==> flow/design.v <==
module ANDarray (regDst, ALUSrc, memToReg, regWrite, memRead, memWrite, branch, ALUOp1, ALUOp2, op);
	input[5:0] op;
	output regDst, ALUSrc, memToReg, regWrite, memRead, memWrite, branch, ALUOp1, ALUOp2;
	wire Rformat, lw, sw, beq;
	assign Rformat = (~op[0]) & (~op[1]) & (~op[2]) & (~op[3]) & (~op[4]) & (~op[5]), lw = (op[0]) & (op[1]) & (~op[2]) & (~op[3]) & (~op[4]) & (op[5]), sw = (op[0]) & (op[1]) & (~op[2]) & (op[3]) & (~op[4]) & (op[5]), beq = (~op[0]) & (~op[1]) & (op[2]) & (~op[3]) & (~op[4]) & (~op[5]);
	assign regDst = Rformat;
	assign ALUSrc = lw | sw;
	assign memToReg =  lw;
	assign regWrite = Rformat | lw;
	assign memRead = lw;
	assign memWrite = sw;
	assign branch = beq;
	assign ALUOp1 = Rformat;
	assign ALUOp2 = beq;
endmodule
module ALUControl(operation, ALUOp, ff);
	input[1:0] ALUOp;
	input [5:0] ff;
	output [2:0] operation;
	wire w0, w1, w2, w3;
	assign w0 = ff[0] | ff[3];
	assign operation[0] = ALUOp[1] & w0;
	assign w1 = ~ff[2];
	assign w2 = ~ALUOp[1];
	assign operation[1] = w2 | w1;
	assign w3 = ff[1] & ALUOp[1];
	assign operation[2] = w3 | ALUOp[0];
endmodule
module ALU32Bit(zero, carryOut, result, a, b, op);
	input [31:0] a, b;
	input [2:0] op;
	output reg [31:0] result;
	output zero, carryOut;
	reg carryOut;
	assign zero = (result == 0) ? 1 : 0;
	always @(a or b or op)
	begin
		carryOut = 1'b0;
		case(op)
			0: result = a & b;
			1: result = a | b;
			2: {carryOut, result[31:0]} = a + b;
			6: {carryOut, result[31:0]} = a - b;
			7: result = a < b ? 1 : 0;
			default: result = 0;
		endcase
	end
endmodule
module ALUUnit(clock, ALUOp, funct, a, b, result, zero, carryOut);
	input clock;
	input [1:0] ALUOp;
	input [5:0] funct;
	input [31:0] a, b;
	output reg [31:0] result;
	output reg zero, carryOut;
	reg [1:0] aluOpQ;
	reg [5:0] functQ;
	reg [31:0] aQ, bQ;
	wire [2:0] operation;
	wire [31:0] aluResult;
	wire aluZero, aluCarry;
	ALUControl ctl(operation, aluOpQ, functQ);
	ALU32Bit alu(aluZero, aluCarry, aluResult, aQ, bQ, operation);
	always @(posedge clock)
	begin
		aluOpQ <= ALUOp;
		functQ <= funct;
		aQ <= a;
		bQ <= b;
		result <= aluResult;
		zero <= aluZero;
		if (operation == 3'd2 || operation == 3'd6)
			carryOut <= aluCarry;
	end
endmodule
; From RTL to reports: ALUUnit
; Tool output for the design above, in the order of the flow.
; Lines are those of the file above, counted from 1.
; Cell names lack the library's common part.
; A cell with n/a has no value.
[design]
top = ALUUnit
clock_port = clock
lib = sky130hd
lib_corner = tt_025C_1v80

; Elaborated design
; Yosys after proc, flatten, opt, wreduce and memory -nomap, before mapping. Enables and synchronous resets that opt folds into registers are not counted as muxes. Memory bits, and registers merged into a memory's read port (data or address), are not among the register bits. Print and check cells are not counted. Equal cells are merged and count once.
[bits]
elab_cells = 30
mem_bits_rw = 0
n_memories = 0
input_bits = 73
mem_bits_ro = 0
output_inout_bits = 34
ff_bits = 104
latch_bits = 0
clocked_rd_ports_x_width = 0
[op_classes]
n_cmp = 1
bitwise = 9
div = 0
n_eq = 4
mux = 4
reduce_and_logical = 3
shifts = 0
n_addsub = 2
multipliers = 0
[op_table]
columns = op, n
row1 = 32-bit parallel mux with 5-bit select, 1
row2 = 32-bit by 32-bit adder with 33-bit output, 1
row3 = 32-bit by 32-bit subtractor with 33-bit output, 1
row4 = 32-bit less-than comparator, 1
row5 = 32-bit bitwise AND, 1
row6 = 32-bit OR, 1
row7 = 32-bit logical NOT, 1
row8 = 3-bit equality test (second input constant), 2
row9 = 1-bit OR, 3
row10 = 3-bit by 1-bit equality test with 1-bit output (second input constant), 1
row11 = 3-bit by 2-bit equality test with 1-bit output (second input constant), 1
row12 = 3-bit logical NOT, 1
row13 = 1-bit bitwise AND, 2
row14 = 1-bit NOT, 2
row15 = 1-bit parallel mux with 2-bit select, 1
row16 = 1-bit two-way mux, 2
row17 = 1-bit logical OR, 1

; Logic depth
; Longest topological path by Yosys (ltp), each cell counted once; first at word level (registers and memories cut), then after technology mapping (sequential cells cut; the memories' decode and read muxes count).
[depth]
depth_word = 6
ABC_AREA = 0
depth_mapped = 15
mapped_depth_nobuf = 14

; After synthesis
; Yosys stat after the flow's synthesis: flattened, memories mapped to cells. It holds for the ABC_AREA given above (unset counts as 0); a run with the other value may have another netlist.
; The area totals of this step are shown rounded.
[synth_totals]
n_buf = 41
ff_cells = 104
cell_count = 882
seqArea_um2 = 2100
yosys_area_um2 = 7300
[by_type]
columns = type, n, type_area_um2
row1 = dfxtp_1, 103, 2.06E+03
row2 = ha_1, 100, 1251.2
row3 = a21oi_1, 88, 440.422
row4 = inv_1, 90, 337.824
row5 = nor2_1, 71, 266.506
row6 = nand2_1, 50, 187.68
row7 = o21ai_0, 35, 175.168
row8 = a21o_1, 19, 142.637
row9 = clkbuf_1, 30, 112.608
row10 = o211ai_1, 15, 112.608
row11 = a221oi_1, 12, 105.101
row12 = o221ai_1, 12, 105.101
row13 = o221a_2, 9, 101.347
row14 = nand3_1, 20, 100.096
row15 = a211oi_1, 13, 97.594
row16 = a211o_1, 10, 87.584
row17 = nor3_1, 17, 85.082
row18 = o21bai_1, 11, 82.579
; Not listed: further types 60, cells in them 177.
; The figures by module come from a second, unflattened synthesis with its own total; it is not the netlist above.
[hier_totals]
cells_unflattened = 828
hier_area_um2 = 7100
; Rows give one instance, submodules left out.
[by_module]
columns = mod, area_um2, cells, instances, mod_seq_area_um2
row1 = ALU32Bit, 5000, 718, 1, 0.0
row2 = ALUUnit, 2100, 107, 1, 2100
row3 = ALUControl, 19, 3, 1, 0.0

; Timing after synthesis
; Source: OpenSTA report_checks on the synthesized netlist (no wires, ideal clock, input and output delay 20% of the period each), path of least setup slack; recovery checks are left aside. Register names are those of the netlist, which keeps one name where synthesis merged equal registers.
[synth_path]
path_type = reg2reg
startpoint = reg aQ[0]
endpoint = reg zero
arrival_ns = 3.497
delay_ns = 3.570
path_buffers = 0
slack_ns = 1.430
driving_pins = 15
tclk_ns = 5.0
setup_time_ns = 0.073
period_less_setup_slack_ns = 3.57
; "delay_ns" is the arrival time less input delay plus setup time.
; "driving_pins": output pins that drive a net of the path, with the launching flip-flop's if there is one; two outputs of one cell count as two.
; "period_less_setup_slack_ns" is the clock period less the worst setup slack; recovery checks do not enter. This is arithmetic on one report: input and output delays are still those of the set period (20% each).
[synth_between]
path_cell_list = dfxtp_1 > inv_1 > ha_1 > fa_1 > or2_1 > a2111o_1 > and2_1 > a221oi_2 > o21ai_1 > or4_1 > or4_1 > nor4b_2 > and4b_1 > nand3_1 > nor3_2
cone_cells = 9
[synth_rtl]
columns = element, line
row1 = "start, declared", 58  ; reg [31:0] aQ, bQ;
row2 = "start, assigned", 68  ; aQ <= a;
row3 = "end, assigned", 71  ; zero <= aluZero;
row4 = "end, declared", 55  ; output reg zero, carryOut;
; No chain of elaborated cells between the ends is given.

; Timing after layout
; From the final timing report of entry A: the path of least setup slack in the routed layout; clock arrival at registers is part of the times.
[layout_path]
path_type = reg2reg
startpoint = reg aQ[0]
endpoint = reg zero
setup_time_ns = 0.06
driving_pins = 15
path_buffers = 0
tclk_ns = 5.0
arrival_ns = 4.70
slack_ns = 0.60
[layout_between]
path_cell_list = dfxtp_1 > inv_1 > ha_1 > fa_1 > or2_1 > a2111o_1 > and2_1 > a221oi_2 > o21ai_1 > or4_1 > or4_1 > nor4b_2 > and4b_1 > nand3_1 > nor3_2
cone_cells = 9
[layout_rtl]
columns = element, line
row1 = "start, declared", 58  ; reg [31:0] aQ, bQ;
row2 = "start, assigned", 68  ; aQ <= a;
row3 = "end, assigned", 71  ; zero <= aluZero;
row4 = "end, declared", 55  ; output reg zero, carryOut;
; No chain of elaborated cells between the ends is given.

# Flow runs of ALUUnit

Record of 2 stored runs of the RTL-to-layout flow on ALUUnit, platform sky130hd. The runs are unordered. Constraints: input delay and output delay 20% of the set period each, output load 0.01 pF.
"period_less_ws_ns" is the run's clock period less its worst setup slack. It is reckoned from that one timing run; input and output delays stay at 20% of the period that was set.
"worst_path_time_ns" = time allowed to the worst setup path (clock period - input delay - output delay, where it has them) - its slack; a late launch clock adds to it, a late capture clock takes from it.
The measured numbers are rounded.

# entry A
==> flow/run.sh <==
#!/bin/bash
# the make line also repeats the synthesis and layout settings of config.mk as NAME=value (left out here)
make -C /OpenROAD-flow-scripts/flow DESIGN_CONFIG=/design/flow/config.mk WORK_HOME=/design/flow/orfs CLKGATE_MAP_FILE= finish
==> flow/config.mk <==
export PLATFORM = sky130hd
export DESIGN_NAME = ALUUnit
export DESIGN_NICKNAME = ALUUnit
export VERILOG_FILES = /design/flow/design.v
export SDC_FILE = /design/flow/constraint.sdc
export NUM_CORES = 4
export LEC_CHECK = 0
export CAP_MARGIN = 20
export CELL_PAD_IN_SITES_GLOBAL_PLACEMENT = 1
export CORE_ASPECT_RATIO = 1.28
export CORE_MARGIN = 8
export CORE_UTILIZATION = 40
export CTS_CLUSTER_DIAMETER = 181
export GPL_ROUTABILITY_DRIVEN = 0
export GPL_TIMING_DRIVEN = 0
export MAX_ROUTING_LAYER = met4
export SLEW_MARGIN = 20
==> flow/constraint.sdc <==
create_clock -name core_clock -period 5.0 [get_ports {clock}]
set_input_delay 1.0000 -clock core_clock [delete_from_list [all_inputs] [get_ports {clock}]]
set_output_delay 1.0000 -clock core_clock [all_outputs]
set_load 0.01 [all_outputs]

==> entry A: results <==
worst_path_time_ns=4.40
worstPathKind="reg2reg"
synthArea_um2=7300
period_less_ws_ns=4.400
total_die_area_um2=23000
worst_setup_slack_ns=0.60
util_pct=50
timing.hold.ws_ns=0.65

# entry B
==> flow/run.sh <==
#!/bin/bash
# the make line also repeats the synthesis and layout settings of config.mk as NAME=value (left out here)
make -C /OpenROAD-flow-scripts/flow DESIGN_CONFIG=/design/flow/config.mk WORK_HOME=/design/flow/orfs CLKGATE_MAP_FILE= finish
==> flow/config.mk <==
export PLATFORM = sky130hd
export DESIGN_NAME = ALUUnit
export DESIGN_NICKNAME = ALUUnit
export VERILOG_FILES = /design/flow/design.v
export SDC_FILE = /design/flow/constraint.sdc
export NUM_CORES = 4
export LEC_CHECK = 0
export ABC_AREA = 1
export CAP_MARGIN = 15
export CELL_PAD_IN_SITES_DETAIL_PLACEMENT = 2
export CELL_PAD_IN_SITES_GLOBAL_PLACEMENT = 1
export CORE_ASPECT_RATIO = 1.28
export CORE_MARGIN = 8
export CORE_UTILIZATION = 54
export CTS_CLUSTER_DIAMETER = 181
export CTS_CLUSTER_SIZE = 45
export GPL_ROUTABILITY_DRIVEN = 0
export GPL_TIMING_DRIVEN = 0
export HOLD_SLACK_MARGIN = 0.25
export MAX_ROUTING_LAYER = met4
export SETUP_SLACK_MARGIN = -0.0
export SLEW_MARGIN = 20
==> flow/constraint.sdc <==
create_clock -name core_clock -period 5.0 [get_ports {clock}]
set_input_delay 1.0000 -clock core_clock [delete_from_list [all_inputs] [get_ports {clock}]]
set_output_delay 1.0000 -clock core_clock [all_outputs]
set_load 0.01 [all_outputs]

==> entry B: results <==
outcome="no results, placement failed with GPL-0301"
